==> flow/design.v <==
module setHexValue (output reg [6:0] display, input [3:0] value);
always @(*)begin 
	case(value)
		0: display  <= 7'b0000001;
		1: display  <= 7'b1001111;
		2: display  <= 7'b0010010;
		3: display  <= 7'b0000110;
		4: display  <= 7'b1001100;
		5: display  <= 7'b0100100;
		6: display  <= 7'b0100000;
		7: display  <= 7'b0001111;
		8: display  <= 7'b0000000;
		9: display  <= 7'b0001100;
		10: display  <= 7'b0001000;
		11: display  <= 7'b1100000;
		12: display  <= 7'b0110001;
		14: display  <= 7'b0110000;
		15: display  <= 7'b0111000;
		default: display <= 7'b1111111;  
		endcase
end
endmodule
module displayHex(output [6:0] Out0, Out1, Out2, Out3, 
					output reg [6:0]Out4, Out5, 
					 Out6, Out7, Out8, Out9, Out10, Out11, Out12, Out13,
					 input [13:0] inputBinary);
reg [3:0] temp0, temp1, temp2, temp3;
wire [6:0] tempOut0, tempOut1, tempOut2, tempOut3;
always @(*)begin
	temp0 <= (inputBinary[0]*1) + (inputBinary[1]*2) +
			(inputBinary[2]*4)+ (inputBinary[3]*8);		
	temp1 <= (inputBinary[4]*1) + (inputBinary[5]*2) +
			(inputBinary[6]*4)+ (inputBinary[7]*8);			
	temp2 <= (inputBinary[8]*1) + (inputBinary[9]*2) +
			(inputBinary[10]*4)+ (inputBinary[11]*8);		
	temp3 <= (inputBinary[12]*1) + (inputBinary[13]*2);	
	Out4 <= 7'b1111111;
	Out5 <= 7'b1111111;
	Out6 <= 7'b1111111;
	Out7 <= 7'b1111111;
	Out8 <= 7'b1111111;
	Out9 <= 7'b1111111;
	Out10 <= 7'b1111111;
	Out11 <= 7'b1111111;
	Out12 <= 7'b1111111;
	Out13 <= 7'b1111111;	
end
setHexValue u1(tempOut0, temp0);
setHexValue u2(tempOut1, temp1);
setHexValue u3(tempOut2, temp2);
setHexValue u4(tempOut3, temp3);
assign Out0 = tempOut0;
assign Out1 = tempOut1;
assign Out2 = tempOut2;
assign Out3 = tempOut3;
endmodule
module displayBinary(output reg [6:0] Out0, Out1, Out2, Out3, Out4, Out5, 
					 Out6, Out7, Out8, Out9, Out10, Out11, Out12, Out13,
					input [13:0] inputBinary);
always @(*)begin
	Out0 <= (inputBinary[0] == 1'b0)?(7'b0000001):(7'b1001111);
	Out1 <= (inputBinary[1] == 1'b0)?(7'b0000001):(7'b1001111);
	Out2 <= (inputBinary[2] == 1'b0)?(7'b0000001):(7'b1001111);
	Out3 <= (inputBinary[3] == 1'b0)?(7'b0000001):(7'b1001111);
	Out4 <= (inputBinary[4] == 1'b0)?(7'b0000001):(7'b1001111);
	Out5 <= (inputBinary[5] == 1'b0)?(7'b0000001):(7'b1001111);
	Out6 <= (inputBinary[6] == 1'b0)?(7'b0000001):(7'b1001111);
	Out7 <= (inputBinary[7] == 1'b0)?(7'b0000001):(7'b1001111);
	Out8 <= (inputBinary[8] == 1'b0)?(7'b0000001):(7'b1001111);
	Out9 <= (inputBinary[9] == 1'b0)?(7'b0000001):(7'b1001111);
	Out10 <= (inputBinary[10] == 1'b0)?(7'b0000001):(7'b1001111);
	Out11 <= (inputBinary[11] == 1'b0)?(7'b0000001):(7'b1001111);
	Out12 <= (inputBinary[12] == 1'b0)?(7'b0000001):(7'b1001111);
	Out13 <= (inputBinary[13] == 1'b0)?(7'b0000001):(7'b1001111);
end 
endmodule
module mux21( 
output reg [6:0] disp0, disp1, disp2, disp3, disp4, disp5, disp6, disp7,  
				disp8, disp9, disp10, disp11, disp12, disp13,
input [13:0] inputBinary, 
input DispSelect);
wire [6:0]Out0, Out1, Out2, Out3, Out4, Out5, Out6, 
	Out7, Out8, Out9, Out10, Out11, Out12, Out13, 
	Out14, Out15, Out16, Out17, Out18, Out19, Out20, 
	Out21, Out22, Out23, Out24, Out25, Out26, Out27;
displayHex hex(Out0, Out1, Out2, Out3, Out4, Out5, Out6, Out7, Out8, 
			Out9, Out10, Out11, Out12, Out13,inputBinary);
displayBinary binary(Out14, Out15, Out16, Out17, Out18, Out19, Out20, 
			Out21, Out22, Out23, Out24, Out25, Out26, Out27, inputBinary);	
always@ (*)begin
	if (DispSelect == 1'b1)begin 
		disp0 <= Out0;
		disp1 <= Out1;
		disp2 <= Out2;
		disp3 <= Out3;
		disp4 <= Out4;
		disp5 <= Out5;
		disp6 <= Out6;
		disp7 <= Out7;
		disp8 <= Out8;
		disp9 <= Out9;
		disp10 <= Out10;
		disp11 <= Out11;
		disp12 <= Out12;
		disp13 <= Out13;
		end
	else begin 
		disp0 <= Out14;
		disp1 <= Out15;
		disp2 <= Out16;
		disp3 <= Out17;
		disp4 <= Out18;
		disp5 <= Out19;
		disp6 <= Out20;
		disp7 <= Out21;
		disp8 <= Out22;
		disp9 <= Out23;
		disp10 <= Out24;
		disp11 <= Out25;
		disp12 <= Out26;
		disp13 <= Out27;
		end
end
endmodule
module MUX81 (
    output reg [13:0] dout,
    input [2:0] sel,
    input [13:0] d1, d2, d3, d4, d5, d6, d7, d8,
    input clk);
    always @ (posedge clk) begin
        casez(sel)
            3'b000: dout <= d1;
            3'b001: dout <= d2;
            3'b010: dout <= d3;
            3'b011: dout <= d4;
            3'b100: dout <= d5;
            3'b101: dout <= d6;
            3'b110: dout <= d7;
            3'b111: dout <= d8;
            default: dout <= 14'bz;
        endcase
    end
endmodule
module register(
    output reg [13:0] q,
    input [13:0] R, ALUout,
    input clk, ldR, ldALU, rst);
    always @ (posedge clk) begin
        if (rst == 1'b1) q <= 14'b0;
        else if (ldR == 1'b1) q <= R;
        else if (ldALU == 1'b1) q <= ALUout;
    end
endmodule
module registerArray(
    output [13:0] rout1, rout2, ramOut,
    input [13:0] rin, ALUin,
    input [7:0] ldR, ldALU,
    input [2:0] selrd1, selrd2, selram,
    input clk, rst);
    wire [13:0] rd0, rd1, rd2, rd3, rd4, rd5, rd6, rd7;
    register R0 (rd0, rin, ALUin, clk, ldR[0], ldALU[0], rst);  
    register R1 (rd1, rin, ALUin, clk, ldR[1], ldALU[1], rst);  
    register R2 (rd2, rin, ALUin, clk, ldR[2], ldALU[2], rst);  
    register R3 (rd3, rin, ALUin, clk, ldR[3], ldALU[3], rst);  
    register R4 (rd4, rin, ALUin, clk, ldR[4], ldALU[4], rst);  
    register R5 (rd5, rin, ALUin, clk, ldR[5], ldALU[5], rst);  
    register R6 (rd6, rin, ALUin, clk, ldR[6], ldALU[6], rst);  
    register R7 (rd7, rin, ALUin, clk, ldR[7], ldALU[7], rst);  
    MUX81 M1 (rout1, selrd1, rd0, rd1, rd2, rd3, rd4, rd5, rd6, rd7, clk);
    MUX81 M2 (rout2, selrd2, rd0, rd1, rd2, rd3, rd4, rd5, rd6, rd7, clk);
    MUX81 M3 (ramOut, selram, rd0, rd1, rd2, rd3, rd4, rd5, rd6, rd7, clk);
endmodule
module ALU (ALU_OUTPUT, ALU_FLAGS, A, B, ALU_OpCode, en, rstFlags, clk);
	output reg [13:0] ALU_OUTPUT;
	output reg [2:0] ALU_FLAGS;
	input [13:0] A, B;
	input [4:0] ALU_OpCode;
	input en, rstFlags, clk;
	reg [27:0] tempMult;
	reg [14:0] tempOver;
	always @(posedge clk or posedge rstFlags) begin
		if (rstFlags == 1'b1) begin  
			ALU_OUTPUT <= 14'd0;
			ALU_FLAGS <= 2'd0;
			tempMult <= 15'd0;
			tempOver <= 15'd0;
		end
		else if (en) case (ALU_OpCode)
			5'b00000: ALU_OUTPUT <= 14'b0;  
			5'b00001: ALU_OUTPUT <= 14'b0;  
			5'b00010: ALU_OUTPUT <= 14'b0;  
			5'b00011: begin  
					tempOver = A + B;
					if (tempOver[14] == 1'b1) ALU_FLAGS <= 3'd3;  
					ALU_OUTPUT <= tempOver[13:0];
			end
			5'b00100: begin  
					if (A < B) begin
						ALU_FLAGS <= 3'd4;  
						ALU_OUTPUT <= 14'b0;
					end
					else ALU_OUTPUT <= A - B; 
			end
			5'b00101: begin  
					tempMult = A * B;
					if (tempMult > 14'd255) ALU_FLAGS <= 3'd3;  
					ALU_OUTPUT <= tempMult[13:0];
			end
			5'b00110: begin  
					if (B == 1'd0) begin
						ALU_FLAGS <= 3'd5;  
						ALU_OUTPUT <= A;
					end
					else ALU_OUTPUT <= A / B; 
			end
			5'b00111: ALU_FLAGS <= (A < B) ? 3'd1:3'd2;  
			5'b01000: ALU_FLAGS <= (A > B) ? 3'd1:3'd2;  
			5'b01001: ALU_FLAGS <= (A <= B) ? 3'd1:3'd2;  
			5'b01010: ALU_FLAGS <= (A >= B) ? 3'd1:3'd2;  
			5'b01011: ALU_FLAGS <= (A == B) ? 3'd1:3'd2;  
			5'b01100: ALU_FLAGS <= (A != B) ? 3'd1:3'd2;  
			5'b01101: ALU_OUTPUT <= A & B;  
			5'b01110: ALU_OUTPUT <= A | B;  
			5'b01111: ALU_OUTPUT <= ~A;  
			5'b10000: ALU_OUTPUT <= A ^ B;  
			5'b10001: begin  
					tempOver = (~A) + 1; 
					if (tempOver[14] == 1'b1) ALU_FLAGS <= 3'd3;  
					ALU_OUTPUT <= tempOver[13:0];
			end
			5'b10010: ALU_OUTPUT <= A << B;  
			5'b10011: ALU_OUTPUT <= A >> B;  
			5'b10100: ALU_OUTPUT <= A << 1;  
			5'b10101: ALU_OUTPUT <= A >> 1;  
			5'b10110: ALU_OUTPUT <= A <<< 1;  
			5'b10111: ALU_OUTPUT <= A >>> 1;  
			5'b11000: ALU_OUTPUT <= {A[12:0], A[13]};  
			5'b11001: ALU_OUTPUT <= {A[0], A[13:1]};  
			5'b11010: ALU_OUTPUT <= 14'b0;  
			5'b11011: ALU_OUTPUT <= 14'b0;  
			5'b11100: begin 
					if((A % 2'd2)== 0) ALU_FLAGS <= 3'd6;
					else ALU_FLAGS <= 3'd7;
			end	
			5'b11101: ALU_OUTPUT <= A;  
			5'b11110: ALU_OUTPUT <= 14'b0;  
			5'b11111: ALU_OUTPUT <= 14'b0;  
			default: ALU_FLAGS <= 3'd0;
		endcase
	end
endmodule
module controlUnit (
    output reg readRAM, writeRAM, ldA, ldB,
    output reg [5:0] address,
    output reg [4:0] opcode,
    output reg [7:0] ldALU, ldR,
    output reg [2:0] result, rega, regb, selram,
    output reg displaySelect,
    output aluEn, halted,
    input [13:0] RAMdata,
    input clk, rst);
    reg [3:0] state;
    reg [5:0] pc;
    reg [13:0] currentInstruction;
    assign aluEn = (state == 4'b0011) || (state == 4'b0110);
    assign halted = (state == 4'b1111);
    always @ (posedge clk, posedge rst) begin
        if (rst == 1'b1) begin
            state <= 4'b0000;
            readRAM <= 1'b0;
            writeRAM <= 1'b0;
            ldA <= 1'b0;
            ldB <= 1'b0;
            displaySelect <= 1'b0;
            selram <= 3'b000;
            opcode <= 5'b00000;
            address <= 6'b000000;
            result <= 3'b000;
            rega <= 3'b000;
            regb <= 3'b000;
            ldALU <= 8'b00000000;
            ldR <= 8'b00000000;
            pc <= 6'b000000;
            currentInstruction <= 14'b0;
        end
        else begin
            case(state)
                4'b0000: begin  
                    readRAM <= 1'b1;
                    state <= 4'b0001;
                    address <= pc;
                end
                4'b0001: begin  
                    readRAM <= 1'b0;
                    opcode <= RAMdata[13:9];
                    result <= RAMdata[8:6];
                    rega <= RAMdata[5:3];
                    regb <= RAMdata[2:0];
                    currentInstruction <= RAMdata[13:0];
                    state <= 4'b0010;
                end
                4'b0010: begin  
                    case (opcode)
                        5'b00000:     state <= 4'b0110;
                        5'b00001:       state <= 4'b0110;
                        5'b00010:      state <= 4'b0110;
                        5'b00011:       state <= 4'b0011;
                        5'b00100:       state <= 4'b0011;
                        5'b00101:       state <= 4'b0011;
                        5'b00110:       state <= 4'b0011;
                        5'b00111:     state <= 4'b0110;
                        5'b01000:     state <= 4'b0110;
                        5'b01001:     state <= 4'b0110;
                        5'b01010:     state <= 4'b0110;
                        5'b01011:     state <= 4'b0110;
                        5'b01100:     state <= 4'b0110;
                        5'b01101:      state <= 4'b0011;
                        5'b01110:       state <= 4'b0011;
                        5'b01111:      state <= 4'b0011;
                        5'b10000:      state <= 4'b0011;
                        5'b10001:   state <= 4'b0011;
                        5'b10010:      state <= 4'b0011;
                        5'b10011:      state <= 4'b0011;
                        5'b10100:       state <= 4'b0011;
                        5'b10101:       state <= 4'b0011;
                        5'b10110:       state <= 4'b0011;
                        5'b10111:       state <= 4'b0011;
                        5'b11000:       state <= 4'b0011;
                        5'b11001:       state <= 4'b0011;
                        5'b11010:     state <= 4'b1100;
                        5'b11011:     state <= 4'b1101;
                        5'b11100:       state <= 4'b0110;
                        5'b11101:       state <= 4'b0011;
                        5'b11110:       state <= 4'b0100;
                        5'b11111:       state <= 4'b0101;
                        default:    state <= 4'b0000;
                    endcase
                end
                4'b0011: begin  
                    case(result)
                        3'b000: ldALU <= 8'b00000001;
                        3'b001: ldALU <= 8'b00000010;
                        3'b010: ldALU <= 8'b00000100;
                        3'b011: ldALU <= 8'b00001000;
                        3'b100: ldALU <= 8'b00010000;
                        3'b101: ldALU <= 8'b00100000;
                        3'b110: ldALU <= 8'b01000000;
                        3'b111: ldALU <= 8'b10000000;
                        default: ldALU <= 8'b00000000;
                    endcase
                    state <= 4'b0111;
                end
                4'b0100: begin  
                    readRAM <= 1'b1;
                    address <= RAMdata[5:0];
                    case(result)
                        3'b000: ldR <= 8'b00000001;
                        3'b001: ldR <= 8'b00000010;
                        3'b010: ldR <= 8'b00000100;
                        3'b011: ldR <= 8'b00001000;
                        3'b100: ldR <= 8'b00010000;
                        3'b101: ldR <= 8'b00100000;
                        3'b110: ldR <= 8'b01000000;
                        3'b111: ldR <= 8'b10000000;
                        default: ldR <= 8'b00000000;
                    endcase
                    state <= 4'b0111;
                end
                4'b0101: begin  
                    address <= RAMdata[5:0];
                    selram <= result;
                    state <= 4'b0111;
                end
                4'b0110: begin  
                    if (opcode == 5'b00001) state <= 4'b1111;
                    else state <= 4'b0111;
                end
                4'b0111: begin  
                    if (opcode == 5'b11111) writeRAM <= 1'b1;
                    if (opcode == 5'b11010) displaySelect <= 1'b0;
                    if (opcode == 5'b11011) displaySelect <= 1'b1;
                    state <= 4'b1000;
                end 
                4'b1000: begin  
                    state <= 4'b1011;
                end
                4'b1001: begin
                end
                4'b1010: begin
                end
                4'b1011: begin  
                    ldALU <= 8'b00000000;
                    readRAM <= 1'b0;
                    ldR <= 8'b00000000;
                    writeRAM <= 1'b0;
                    ldA <= 1'b0;
                    pc <= pc + 1;
                    state <= 4'b0000;
                end
                4'b1100: begin  
                    ldA <= 1'b1;
                    state <= 4'b0111;
                end
                4'b1101: begin  
                    ldA <= 1'b1;
                    state <= 4'b0111;
                end
                4'b1111: begin  
                    state <= 4'b1111;
                end
                default: state <= 4'b0000;
            endcase
        end
    end
endmodule
module CPU (
    output [6:0] disp0, disp1, disp2, disp3, disp4, disp5, disp6, disp7, disp8, disp9, disp10, disp11, disp12, disp13,
    output [2:0] flags,
    output halted,
    output [5:0] mem_addr,
    output mem_wr,
    output [13:0] mem_wdata,
    input [13:0] mem_rdata,
    input clk, rst);
    wire [13:0] data_o, A, B, ALUout, ramOut, inputBinary;
    wire [7:0] ldR, ldALU;
    wire [5:0] address;
    wire [4:0] opcode;
    wire [2:0] result, rega, regb, selram;
    wire readRAM, writeRAM, displaySelect, ldA, ldB, aluEn;
    assign data_o = mem_rdata;
    assign mem_addr = address;
    assign mem_wr = writeRAM;
    assign mem_wdata = ramOut;
    registerArray RA1 (A, B, ramOut, data_o, ALUout, ldR, ldALU, rega, regb, selram, clk, rst);
    ALU A1 (ALUout, flags, A, B, opcode, aluEn, rst, clk);
    controlUnit CU1 (readRAM, writeRAM, ldA, ldB, address, opcode, ldALU, ldR, result, rega, regb, selram, displaySelect, aluEn, halted, data_o, clk, rst);
    register disreg (inputBinary, A, B, clk, ldA, ldB, rst);
    mux21 display (disp0, disp1, disp2, disp3, disp4, disp5, disp6, disp7, disp8, disp9, disp10, disp11, disp12, disp13, inputBinary, displaySelect); 
endmodule
-- Step by step through the tools: CPU
Tool output for the design above, in the order of the flow.
Line numbers count from 1 in the design file above.
Cell names lack the library's common part.
A cell with -- has no value.
- top module: CPU
- clock: clk
- library: sky130hd
- library corner: tt_025C_1v80

-- After elaboration
Source: Yosys, flattened and elaborated, memories not mapped. Widths are those after wreduce. Registers that Yosys merges into a memory's read port (data or address) are not register bits. Print and check cells do not count.
Yosys's memory passes give these memory sizes; they may raise the number of words (mostly to a power of two), join words into wider ones and drop unused or constant bits.
- flip-flop bits (word level) at 237
- memory bits (read-only): 704
- memory cells at 7
- output and inout port bits at 123
- cells after elaboration: 245
- memory list (memory ; depth ; bits a word ; read ports ; write ports ; line ; source):
    (no name shown) ; 32 ; 4 ; 1 ; 0 ; 303 ; case (opcode)
    (no name shown) ; 16 ; 7 ; 1 ; 0 ; 3 ; case(value)
    (no name shown) ; 16 ; 7 ; 1 ; 0 ; 3 ;
    (no name shown) ; 16 ; 7 ; 1 ; 0 ; 3 ;
    (no name shown) ; 16 ; 7 ; 1 ; 0 ; 3 ;
    (no name shown) ; 8 ; 8 ; 1 ; 0 ; 340 ; case(result)
Memories not listed: 1.
- $add $sub $neg at 14
- multiply operators: 1
- noted divide/modulo/power cells: 1
- order comparisons at 5
- equality and inequality tests: 74
- shifts and indexed selects at 2
- noted multiplexer cells: 74
- noted bitwise logic cells: 5
- reductions and logical operators: 35
- operators by type and width (kind ; count):
    multiplier 14 x 14 -> 28 bit ; 1
    case mux 14 bit (select 8 bit) ; 3
    two-way mux 14 bit ; 19
    case mux 14 bit (select 17 bit) ; 1
    divider 14 x 14 -> 14 bit ; 1
    two-way mux 7 bit ; 28
    == test 5 bit (second input constant) ; 16
    == test 5 x 4 -> 1 bit (second input constant) ; 8
    == test 3 bit (second input constant) ; 12
    case mux 3 bit (select 12 bit) ; 1
    case mux 4 bit (select 9 bit) ; 1
    zero test 32 bit ; 1
    case mux 8 bit (select 2 bit) ; 2
    nonzero test 2 bit ; 14
    > comparator 28 x 8 -> 1 bit (second input constant) ; 1
    == test 4 bit (second input constant) ; 7
    == test 5 x 3 -> 1 bit (second input constant) ; 4
    == test 3 x 2 -> 1 bit (second input constant) ; 6
    nonzero test 17 bit ; 1
    == test 4 x 3 -> 1 bit (second input constant) ; 4
    adder 14 x 14 -> 15 bit ; 1
    NOT 14 -> 15 bit ; 1
    adder 15 x 1 -> 15 bit (second input constant) ; 1
    two-way mux 3 bit ; 5
    subtractor 14 bit ; 1
    >= comparator 14 bit ; 1
    > comparator 14 bit ; 1
    less-or-equal comparator 14 bit ; 1
Not listed: further kinds 35, cells in them 68.

-- Depth
Yosys ltp: most cells in a row. Word level: on the elaborated netlist, between registers, memories and ports. Mapped: between sequential cells and ports; inverters and the memories' decode and read muxes count.
- noted depth after elaboration: 4
- noted ABC_AREA: 0
- depth in mapped cells at 119
- noted depth with buffers taken out: 112

-- After synthesis
The flow's flattened synthesis, as Yosys stat reports it; memories are mapped. The netlist is that of the ABC_AREA named above (0 if unset); the other value can give another one.
- cell types (cell ; count):
    dfxtp_1 ; 168
    ha_1 ; 260
    fa_1 ; 143
    nor2_1 ; 550
    dfrtp_1 ; 69
    mux2i_1 ; 166
    a21oi_1 ; 270
    nand2_1 ; 328
    mux4_2 ; 54
    o21ai_0 ; 191
    inv_1 ; 246
    clkbuf_1 ; 233
    mux2_2 ; 66
    buf_4 ; 62
    nor3_1 ; 91
    o21a_1 ; 55
    xnor2_1 ; 47
    xor2_1 ; 29
Not listed: further types 81, cells in them 725.
- cells in the netlist: 3753
- mapped area at 29413.2 µm²
- area of sequential cells at 5089.9 µm²
- noted flip-flop cells: 237
- buffers at 334
By module: a second synthesis without flattening, with its own total; a netlist apart from the flattened one above.
- noted cell total of the unflattened synthesis: 3815
- area (unflattened synthesis) at 32234.7 µm²
Each row is one instance without its submodules.
- by module (module ; times used ; cells ; area (µm²)):
    ALU ; 1 ; 2209 ; 16449.5
    register ; 9 ; 62 ; 659.4
    MUX81 ; 3 ; 136 ; 1271.2
    controlUnit ; 1 ; 219 ; 2531.2
    mux21 ; 1 ; 109 ; 1258.7
    setHexValue ; 4 ; 35 ; 242.7
    displayBinary ; 1 ; 100 ; 743.2
    displayHex ; 1 ; 72 ; 533.0
    CPU ; 1 ; 0 ; 0.0
    registerArray ; 1 ; 0 ; 0.0

-- Timing after synthesis
Source: OpenSTA report_checks on the synthesized netlist (no wires, ideal clock, input and output delay 20% of the period each), path of least setup slack; recovery checks are left aside. Register names are those of the netlist, which keeps one name where synthesis merged equal registers.
- kind: register -> register
- start: register RA1.M2.dout[0]
- end: register A1.ALU_OUTPUT[0]
- period at 24.0 ns
- noted time at the first pin: 0.000 ns
- noted arrival: 23.752 ns
- noted required time: 23.858 ns
- noted path slack: 0.107 ns
- noted path delay: 23.894 ns
- stages at 112
- path buffers: 9
- period reached after synthesis at 23.893 ns
"path delay" is the arrival time less input delay plus setup time.
"stages": output pins that drive a net of the path, with the launching flip-flop's if there is one; two outputs of one cell count as two.
"period reached after synthesis" is the clock period less the worst setup slack; recovery checks do not enter. This is arithmetic on one report: input and output delays are still those of the set period (20% each).
Between the ends stands the longest chain of elaborated cells between them, by number of cells; it is not shown to be the way that was timed. Of several equally long chains one is given.
Each line given opens the expression or statement behind the cell; cells for indexed reads and writes are added by Yosys, which also makes memories of some case tables.
At most two assigning lines are given for a register; there are more.
- cells stage by stage: dfxtp_1 clkbuf_1 clkinv_1 clkbuf_1 ha_1 o21bai_1 nor3_1 nor2_1 a21oi_1 ha_1 o21a_1 nor2_1 or4_1 nand2_1 ha_1 o21a_1 o21ai_0 a2111oi_4 [... 76 more ...] o21a_1 o2111ai_1 a31oi_1 and4_1 o31a_1 o21ai_0 a21oi_1 clkbuf_1 mux2_2 ha_1 nor2b_1 o31a_1 o21a_1 o21ai_0 a21oi_1 o21a_1 o2111ai_1 a32oi_1
- noted length of the longest elaborated chain: 3
- noted elaborated cells between the ends (all ways): 14
- RTL lines, path post-synthesis (item ; line ; source):
    from (decl) ; 126 ; output reg [13:0] dout,
    from (assign) ; 132 ; 3'b000: dout <= d1;
    from (assign) ; 133 ; 3'b001: dout <= d2;
    divider 14 x 14 -> 14 bit ; 214 ; else ALU_OUTPUT <= A / B;
    two-way mux 14 bit ; 210 ; if (B == 1'd0) begin
    case mux 14 bit (select 17 bit) ; 188 ; else if (en) case (ALU_OpCode)
    to (assign) ; 195 ; ALU_OUTPUT <= tempOver[13:0];
    to (assign) ; 202 ; else ALU_OUTPUT <= A - B;
    to (decl) ; 174 ; output reg [13:0] ALU_OUTPUT;

-- Worst path after layout
From the final timing report of record 2: the path of least setup slack in the routed layout; clock arrival at registers is part of the times.
- kind: register -> register
- start: register RA1.M2.dout[0]
- end: register A1.ALU_OUTPUT[0]
- period at 14.4 ns
- noted time at the first pin: 0.55 ns
- noted arrival: 21.45 ns
- noted required time: 14.82 ns
- noted path slack: -6.63 ns
- stages at 111
- path buffers: 10
Between the ends stands the longest chain of elaborated cells between them, by number of cells; it is not shown to be the way that was timed. Of several equally long chains one is given.
At most two assigning lines are given for a register; there are more.
- cells stage by stage: dfxtp_4 clkinv_8 ha_4 o21bai_4 nor3_2 a21oi_1 ha_1 o21a_1 nor2_2 or4_4 nand2_2 ha_4 o21a_1 buf_4 buf_4 buf_4 or3_1 nand3_1 [... 75 more ...] and4_1 o31a_1 o21ai_4 a21oi_4 buf_6 buf_6 o21ai_1 o21a_1 ha_1 a21oi_1 nor2b_1 o31a_1 o21a_1 o21ai_1 a21oi_1 o21a_1 o2111ai_2 a32oi_1
- noted length of the longest elaborated chain: 3
- noted elaborated cells between the ends (all ways): 14
- RTL lines, path post-layout (item ; line ; source):
    from (decl) ; 126 ; output reg [13:0] dout,
    from (assign) ; 132 ; 3'b000: dout <= d1;
    from (assign) ; 133 ; 3'b001: dout <= d2;
    divider 14 x 14 -> 14 bit ; 214 ; else ALU_OUTPUT <= A / B;
    two-way mux 14 bit ; 210 ; if (B == 1'd0) begin
    case mux 14 bit (select 17 bit) ; 188 ; else if (en) case (ALU_OpCode)
    to (assign) ; 195 ; ALU_OUTPUT <= tempOver[13:0];
    to (assign) ; 202 ; else ALU_OUTPUT <= A - B;
    to (decl) ; 174 ; output reg [13:0] ALU_OUTPUT;

Subject: CPU on sky130hd, stored results

Hello all,

Measured data: module CPU, platform sky130hd, 2 stored runs of the flow under differing settings, order arbitrary. Input and output delays are each 20% of the period that was set; the output load is 0.01 pF.
"achieved period" means the clock period less the worst setup slack. The figure is calculated, with input and output delays left at 20% of the set period.
By "critical path time" is meant the share of the clock period that the worst setup path is allowed (20% is reserved at inputs, 20% at outputs), minus its slack. Clock arrival times at its registers enter into it.

Record 1

==> flow/run.sh <==
#!/bin/bash
# the make line also repeats the synthesis and layout settings of config.mk as NAME=value (left out here)
make -C /OpenROAD-flow-scripts/flow DESIGN_CONFIG=/design/flow/config.mk WORK_HOME=/design/flow/orfs CLKGATE_MAP_FILE= finish
==> flow/config.mk <==
export PLATFORM = sky130hd
export DESIGN_NAME = CPU
export DESIGN_NICKNAME = CPU
export VERILOG_FILES = /design/flow/design.v
export SDC_FILE = /design/flow/constraint.sdc
export NUM_CORES = 4
export LEC_CHECK = 0
export ABC_AREA = 0
export CAP_MARGIN = 25
export CELL_PAD_IN_SITES_DETAIL_PLACEMENT = 1
export CORE_ASPECT_RATIO = 0.97
export CORE_MARGIN = 7
export CORE_UTILIZATION = 63
export CTS_CLUSTER_DIAMETER = 245
export CTS_CLUSTER_SIZE = 45
export GPL_ROUTABILITY_DRIVEN = 1
export HOLD_SLACK_MARGIN = 0.26
export MAX_ROUTING_LAYER = met5
export PLACE_DENSITY = 0.6
export SETUP_SLACK_MARGIN = 2.91
export SLEW_MARGIN = 40
export TNS_END_PERCENT = 70
==> flow/constraint.sdc <==
create_clock -name core_clock -period 18.1 [get_ports {clk}]
set_input_delay 3.6200 -clock core_clock [delete_from_list [all_inputs] [get_ports {clk}]]
set_output_delay 3.6200 -clock core_clock [all_outputs]
set_load 0.01 [all_outputs]

Record 1: incomplete, placement halted on DPL-0033.

Record 2

==> flow/run.sh <==
#!/bin/bash
# the make line also repeats the synthesis and layout settings of config.mk as NAME=value (left out here)
make -C /OpenROAD-flow-scripts/flow DESIGN_CONFIG=/design/flow/config.mk WORK_HOME=/design/flow/orfs CLKGATE_MAP_FILE= finish
==> flow/config.mk <==
export PLATFORM = sky130hd
export DESIGN_NAME = CPU
export DESIGN_NICKNAME = CPU
export VERILOG_FILES = /design/flow/design.v
export SDC_FILE = /design/flow/constraint.sdc
export NUM_CORES = 4
export LEC_CHECK = 0
export ABC_AREA = 0
export CAP_MARGIN = 20
export CORE_MARGIN = 9
export CORE_UTILIZATION = 40
export GPL_ROUTABILITY_DRIVEN = 0
export GPL_TIMING_DRIVEN = 1
export MAX_ROUTING_LAYER = met4
export MIN_ROUTING_LAYER = met1
export PLACE_DENSITY_LB_ADDON = 0.23
export SLEW_MARGIN = 20
==> flow/constraint.sdc <==
create_clock -name core_clock -period 14.4 [get_ports {clk}]
set_input_delay 2.8800 -clock core_clock [delete_from_list [all_inputs] [get_ports {clk}]]
set_output_delay 2.8800 -clock core_clock [all_outputs]
set_load 0.01 [all_outputs]

Measured in record 2:
- area of the die: 83619.3 µm²
- noted the achieved period: 21.034 ns
- noted the std-cell area (final layout): 36087.1 µm²
- critical path time at 21.03 ns
- worst setup path type: register -> register
- noted the setup slack of the critical path: -6.634 ns
- total negative slack at -16.294 ns
- noted the chip area in the Yosys report: 29413.2 µm²
- worst hold slack in the final report at 0.472 ns

Thanks
